==> flow/design.v <==
module PE(
    input           clk,
    input           rst_n,
    input           done,
    input [7:0]     west_in,
    input [7:0]     north_in,
    output reg [7:0]    east_out,
    output reg [7:0]    south_out,
    output reg [31:0]   result
);
reg [31:0] mult_res;
always @(negedge clk or negedge rst_n) begin
    if(!rst_n) begin
        east_out <= 8'b0;
        south_out <= 8'b0;
        result <= 32'b0;
        mult_res <= 32'b0;
    end
    else if(done) begin
        mult_res <= 32'b0;
        result <= 32'b0;
    end
    else begin
        mult_res <= west_in * north_in;
        result <= result + mult_res;
        east_out <= west_in;
        south_out <= north_in;
    end
end
endmodule
module TPU(
    clk,
    rst_n,
    in_valid,
    K,
    M,
    N,
    busy,
    A_wr_en,
    A_index,
    A_data_in,
    A_data_out,
    B_wr_en,
    B_index,
    B_data_in,
    B_data_out,
    C_wr_en,
    C_index,
    C_data_in,
    C_data_out
);
input               clk;
input               rst_n;
input               in_valid;
input [7:0]         K;
input [7:0]         M;
input [7:0]         N;
output reg          busy;
output reg          A_wr_en;
output reg [15:0]   A_index;
output reg [31:0]   A_data_in;
input      [31:0]   A_data_out;
output reg          B_wr_en;
output reg [15:0]   B_index;
output reg [31:0]   B_data_in;
input      [31:0]   B_data_out;
output reg          C_wr_en;
output reg [15:0]   C_index;
output reg [127:0]  C_data_in;
input      [127:0]  C_data_out;
integer i, j;
reg     done;
wire [7:0]      east_out[3:0][3:0];
wire [7:0]      south_out[3:0][3:0];
wire [127:0]    result[3:0];
reg [7:0]   A_data_reg [3:0][3:0];
reg [7:0]   B_data_reg [3:0][3:0];
reg [15:0]  counter;
reg [7:0]   K_reg, M_per_compute, M_reg, N_per_compute, N_reg;
reg [7:0]   M_div, M_mod, N_div, N_mod;
reg [7:0]   row_grp, col_grp;
PE P00(clk, rst_n, done, A_data_reg[0][0], B_data_reg[0][0], east_out[0][0], south_out[0][0], result[0][127:96]);
PE P01(clk, rst_n, done, east_out[0][0], B_data_reg[1][0], east_out[0][1], south_out[0][1], result[0][95:64]);
PE P02(clk, rst_n, done, east_out[0][1], B_data_reg[2][0], east_out[0][2], south_out[0][2], result[0][63:32]);
PE P03(clk, rst_n, done, east_out[0][2], B_data_reg[3][0], east_out[0][3], south_out[0][3], result[0][31:0]);
PE P10(clk, rst_n, done, A_data_reg[1][0], south_out[0][0], east_out[1][0], south_out[1][0], result[1][127:96]);
PE P11(clk, rst_n, done, east_out[1][0], south_out[0][1], east_out[1][1], south_out[1][1], result[1][95:64]);
PE P12(clk, rst_n, done, east_out[1][1], south_out[0][2], east_out[1][2], south_out[1][2], result[1][63:32]);
PE P13(clk, rst_n, done, east_out[1][2], south_out[0][3], east_out[1][3], south_out[1][3], result[1][31:0]);
PE P20(clk, rst_n, done, A_data_reg[2][0], south_out[1][0], east_out[2][0], south_out[2][0], result[2][127:96]);
PE P21(clk, rst_n, done, east_out[2][0], south_out[1][1], east_out[2][1], south_out[2][1], result[2][95:64]);
PE P22(clk, rst_n, done, east_out[2][1], south_out[1][2], east_out[2][2], south_out[2][2], result[2][63:32]);
PE P23(clk, rst_n, done, east_out[2][2], south_out[1][3], east_out[2][3], south_out[2][3], result[2][31:0]);
PE P30(clk, rst_n, done, A_data_reg[3][0], south_out[2][0], east_out[3][0], south_out[3][0], result[3][127:96]);
PE P31(clk, rst_n, done, east_out[3][0], south_out[2][1], east_out[3][1], south_out[3][1], result[3][95:64]);
PE P32(clk, rst_n, done, east_out[3][1], south_out[2][2], east_out[3][2], south_out[3][2], result[3][63:32]);
PE P33(clk, rst_n, done, east_out[3][2], south_out[2][3], east_out[3][3], south_out[3][3], result[3][31:0]);
always @ (posedge clk or negedge rst_n) begin
    if(!rst_n) begin
        busy <= 1'b0;
        done <= 1'b0;
        A_wr_en <= 1'b0;
        A_index <= 16'b0;
        A_data_in <= 32'b0;
        B_wr_en <= 1'b0;
        B_index <= 16'b0;
        B_data_in <= 32'b0;
        C_wr_en <= 1'b0;
        C_index <= 16'b0;
        C_data_in <= 128'b0;
        counter <= 16'b0;
        K_reg <= 8'b0;
        M_reg <= 8'b0;
        N_reg <= 8'b0;
        for(i=0; i<4; i=i+1) begin
            for(j=0; j<4; j=j+1) begin
                A_data_reg[i][j] <= 8'b0;
                B_data_reg[i][j] <= 8'b0;
            end
        end
    end
    else if(in_valid) begin
        busy <= 1'b1;
        done <= 1'b0;
        M_reg <= M;
        K_reg <= K;
        N_reg <= N;
        M_mod = M % 4;
        N_mod = N % 4;
        M_div = (M_mod == 0 ? M/4 : M/4 + 1);
        N_div = (N_mod == 0 ? N/4 : N/4 + 1);
        col_grp <= 8'b0;
        row_grp <= 8'b0;
    end
    else if(busy) begin
        done = 1'b0;
        N_per_compute = (col_grp+1 == N_div && N_mod != 0 ? N_mod : 4);
        M_per_compute = (row_grp+1 == M_div && M_mod != 0 ? M_mod : 4);
        for(i=0; i<4; i=i+1) begin
            A_data_reg[i][0] = A_data_reg[i][1];
            A_data_reg[i][1] = A_data_reg[i][2];
            A_data_reg[i][2] = A_data_reg[i][3];
            A_data_reg[i][3] = 8'b0;
            B_data_reg[i][0] = B_data_reg[i][1];
            B_data_reg[i][1] = B_data_reg[i][2];
            B_data_reg[i][2] = B_data_reg[i][3];
            B_data_reg[i][3] = 8'b0;
        end
        if(counter < K_reg) begin
            A_data_reg[0][0] = A_data_out[31: 24];
            A_data_reg[1][1] = A_data_out[23: 16];
            A_data_reg[2][2] = A_data_out[15: 8];
            A_data_reg[3][3] = A_data_out[7: 0];
            B_data_reg[0][0] = B_data_out[31: 24];
            B_data_reg[1][1] = B_data_out[23: 16];
            B_data_reg[2][2] = B_data_out[15: 8];
            B_data_reg[3][3] = B_data_out[7: 0];
        end
        if(counter < K_reg) begin
            A_index = A_index + 1;
            B_index = B_index + 1;
        end
        else begin
            A_index = (row_grp+1 == M_div ? 16'b0 : K_reg * (row_grp + 1));
            B_index = (row_grp+1 == M_div ? K_reg * (col_grp + 1) : K_reg * col_grp);
        end
        if(counter >= K_reg + N_per_compute) begin
            C_wr_en = 1'b1;
            C_index = col_grp * M_reg + row_grp * 4 + counter - K_reg - N_per_compute;
            C_data_in = result[counter - K_reg - N_per_compute];
        end
        else begin
            C_wr_en = 1'b0;
            C_index = 16'b0;
        end
        counter <= counter + 1;
        if(counter == K_reg + M_per_compute + N_per_compute) begin
            if(row_grp+1 == M_div && col_grp+1 == N_div) begin
                busy <= 1'b0;
                A_index = 16'b0;
                B_index = 16'b0;
            end
            else if(row_grp+1 < M_div) begin
                row_grp = row_grp + 1;
            end
            else if(row_grp+1 == M_div) begin
                col_grp = col_grp + 1;
                row_grp = 0;
            end
            done = 1'b1;
            counter <= 8'b0;
        end
    end
end
endmodule
# Step by step through the tools: TPU
# Tool output for the design above, in the order of the flow.
# Line numbers count from 1 in the design file above.
# Cell names lack the library's common part.
# The mark n/a stands for no value.
# design
top_module	TPU
clock_port	clk
cell_library	sky130hd
pvt_corner	tt_025C_1v80

# Word level
# Source: Yosys, flattened and elaborated. Widths are those after wreduce. Registers that Yosys merges into a memory's read port (data or address) are not register bits. Print and check cells do not count. Equal cells are merged and count once.
# word_totals
register_bits	1621
in_bits	219
out_inout_bits	244
word_cells	248
# op_classes
add_sub_neg	32
multipliers	20
n_cmp	3
equal	8
n_mux	73
n_logic	1
n_reduce_logical	17
# op_table
operator	n
multiplier 8 x 8 -> 16 bit	18
2-to-1 mux 32 bit	32
adder 32 bit	16
parallel mux 128 bit (select 4 bit)	1
multiplier 8 x 9 -> 16 bit	2
2-to-1 mux 16 bit	10
2-to-1 mux 8 bit	18
adder 16 x 1 -> 16 bit (second input constant)	3
adder 8 x 1 -> 9 bit (second input constant)	2
adder 8 x 3 -> 9 bit	2
== test 9 x 7 -> 1 bit	2
adder 16 x 10 -> 16 bit	1
== test 16 x 10 -> 1 bit	1
adder 16 bit	1
subtractor 16 x 3 -> 16 bit	1
subtractor 16 x 8 -> 16 bit	1
less-than comparator 16 x 8 -> 1 bit	1
>= comparator 16 x 9 -> 1 bit	1
logical NOT 8 bit	2
nonzero test 8 bit	2
adder 6 x 1 -> 7 bit (second input constant)	2
2-to-1 mux 6 bit	2
adder 9 x 3 -> 10 bit	1
less-than comparator 9 x 7 -> 1 bit	1
2-to-1 mux 1 bit	8
nonzero test 2 bit	3
AND reduction 6 bit	1
2-to-1 mux 3 bit	2
# Other operator kinds: 11; their cells: 17.

# Depth
# Yosys ltp: most cells in a row. Word level: on the elaborated netlist, between registers, memories and ports. Mapped: between sequential cells and ports; inverters and the memories' decode and read muxes count.
# depth
word_depth	10
abc_area	1
mapped_depth	37
mapped_depth_nobuf	36

# Mapped cells and area
# Yosys stat after the flow's synthesis: flattened, memories mapped to cells. It holds for the ABC_AREA given above (unset counts as 0); a run with the other value may have another netlist.
# The area totals of this step are shown rounded.
# synth_totals
cell_count	14427
area_um2	111800
seq_area_um2	34330
ffs	1365
buffers	676
# by_type
cell	n	area_total_um2
dfrtn_1	960	2.4E+04
fa_1	787	1.58E+04
nand2_1	3535	1.33E+04
ha_1	1025	12824.8
inv_1	2710	1.02E+04
dfrtp_1	371	9.28E+03
o21ai_0	1031	5.16E+03
a21oi_1	948	4744.55
nor2_1	901	3.38E+03
nand3_1	506	2.53E+03
clkbuf_1	530	1.99E+03
xor2_1	157	1.38E+03
edfxtp_1	34	1.02E+03
nor3_1	176	880.845
nand4_1	126	788.256
buf_4	83	623.098
o22ai_1	91	569.296
xnor2_1	58	507.987
# Not listed: further types 43, cells in them 398.

Subject: TPU on sky130hd, stored results

Hello all,

Settings and measured results of 3 stored flow runs for module TPU (sky130hd), not sorted in any way. The constraints put input and output delay at 20% of the set period each and load the outputs with 0.01 pF.
"power_uw": no workload was simulated; the value follows from the tool's default switching activity.
Measured values are rounded.

Run 1, flow files:
==> flow/run.sh <==
#!/bin/bash
# the make line also repeats the synthesis and layout settings of config.mk as NAME=value (left out here)
make -C /OpenROAD-flow-scripts/flow DESIGN_CONFIG=/design/flow/config.mk WORK_HOME=/design/flow/orfs CLKGATE_MAP_FILE= finish
==> flow/config.mk <==
export PLATFORM = sky130hd
export DESIGN_NAME = TPU
export DESIGN_NICKNAME = TPU
export VERILOG_FILES = /design/flow/design.v
export SDC_FILE = /design/flow/constraint.sdc
export NUM_CORES = 4
export LEC_CHECK = 0
export ABC_AREA = 1
export CAP_MARGIN = 20
export CELL_PAD_IN_SITES_DETAIL_PLACEMENT = 2
export CELL_PAD_IN_SITES_GLOBAL_PLACEMENT = 2
export CORE_ASPECT_RATIO = 1.58
export CORE_MARGIN = 5
export CORE_UTILIZATION = 29
export GPL_ROUTABILITY_DRIVEN = 0
export GPL_TIMING_DRIVEN = 0
export HOLD_SLACK_MARGIN = 0.13
export MAX_ROUTING_LAYER = met4
export PLACE_DENSITY_LB_ADDON = 0.05
export SETUP_SLACK_MARGIN = 1.68
export SLEW_MARGIN = 15
==> flow/constraint.sdc <==
create_clock -name core_clock -period 10.0 [get_ports {clk}]
set_input_delay 2.0000 -clock core_clock [delete_from_list [all_inputs] [get_ports {clk}]]
set_output_delay 2.0000 -clock core_clock [all_outputs]
set_load 0.01 [all_outputs]

==> results of run 1, as CSV <==
result,value
fin_hold_ws_ns,0.412
tns_ns,0.000
finalUtil_frac,0.348
stdcell_area_um2,133800
power_uw,23530
post_synth_area_um2,111800
total_die_area_um2,398200
final_setup_ws_ns,0.468

Run 2, flow files:
==> flow/run.sh <==
#!/bin/bash
# the make line also repeats the synthesis and layout settings of config.mk as NAME=value (left out here)
make -C /OpenROAD-flow-scripts/flow DESIGN_CONFIG=/design/flow/config.mk WORK_HOME=/design/flow/orfs CLKGATE_MAP_FILE= finish
==> flow/config.mk <==
export PLATFORM = sky130hd
export DESIGN_NAME = TPU
export DESIGN_NICKNAME = TPU
export VERILOG_FILES = /design/flow/design.v
export SDC_FILE = /design/flow/constraint.sdc
export NUM_CORES = 4
export LEC_CHECK = 0
export CAP_MARGIN = 20
export CORE_MARGIN = 2
export CORE_UTILIZATION = 40
export SLEW_MARGIN = 20
==> flow/constraint.sdc <==
create_clock -name core_clock -period 9.85 [get_ports {clk}]
set_input_delay 1.9700 -clock core_clock [delete_from_list [all_inputs] [get_ports {clk}]]
set_output_delay 1.9700 -clock core_clock [all_outputs]
set_load 0.01 [all_outputs]

==> results of run 2, as CSV <==
result,value
fin_hold_ws_ns,0.461
tns_ns,0.000
finalUtil_frac,0.448
stdcell_area_um2,121500
power_uw,36250
post_synth_area_um2,109000
total_die_area_um2,276800
final_setup_ws_ns,0.230

Run 3, flow files:
==> flow/run.sh <==
#!/bin/bash
# the make line also repeats the synthesis and layout settings of config.mk as NAME=value (left out here)
make -C /OpenROAD-flow-scripts/flow DESIGN_CONFIG=/design/flow/config.mk WORK_HOME=/design/flow/orfs CLKGATE_MAP_FILE= finish
==> flow/config.mk <==
export PLATFORM = sky130hd
export DESIGN_NAME = TPU
export DESIGN_NICKNAME = TPU
export VERILOG_FILES = /design/flow/design.v
export SDC_FILE = /design/flow/constraint.sdc
export NUM_CORES = 4
export LEC_CHECK = 0
export ABC_AREA = 0
export CAP_MARGIN = 20
export CELL_PAD_IN_SITES_DETAIL_PLACEMENT = 1
export CORE_MARGIN = 9
export CORE_UTILIZATION = 72
export GPL_TIMING_DRIVEN = 1
export PLACE_DENSITY_LB_ADDON = 0.19
export SLEW_MARGIN = 0
export TNS_END_PERCENT = 75
==> flow/constraint.sdc <==
create_clock -name core_clock -period 13.5 [get_ports {clk}]
set_input_delay 2.7000 -clock core_clock [delete_from_list [all_inputs] [get_ports {clk}]]
set_output_delay 2.7000 -clock core_clock [all_outputs]
set_load 0.01 [all_outputs]

Run 3: no results, placement failed with DPL-0033

Thanks
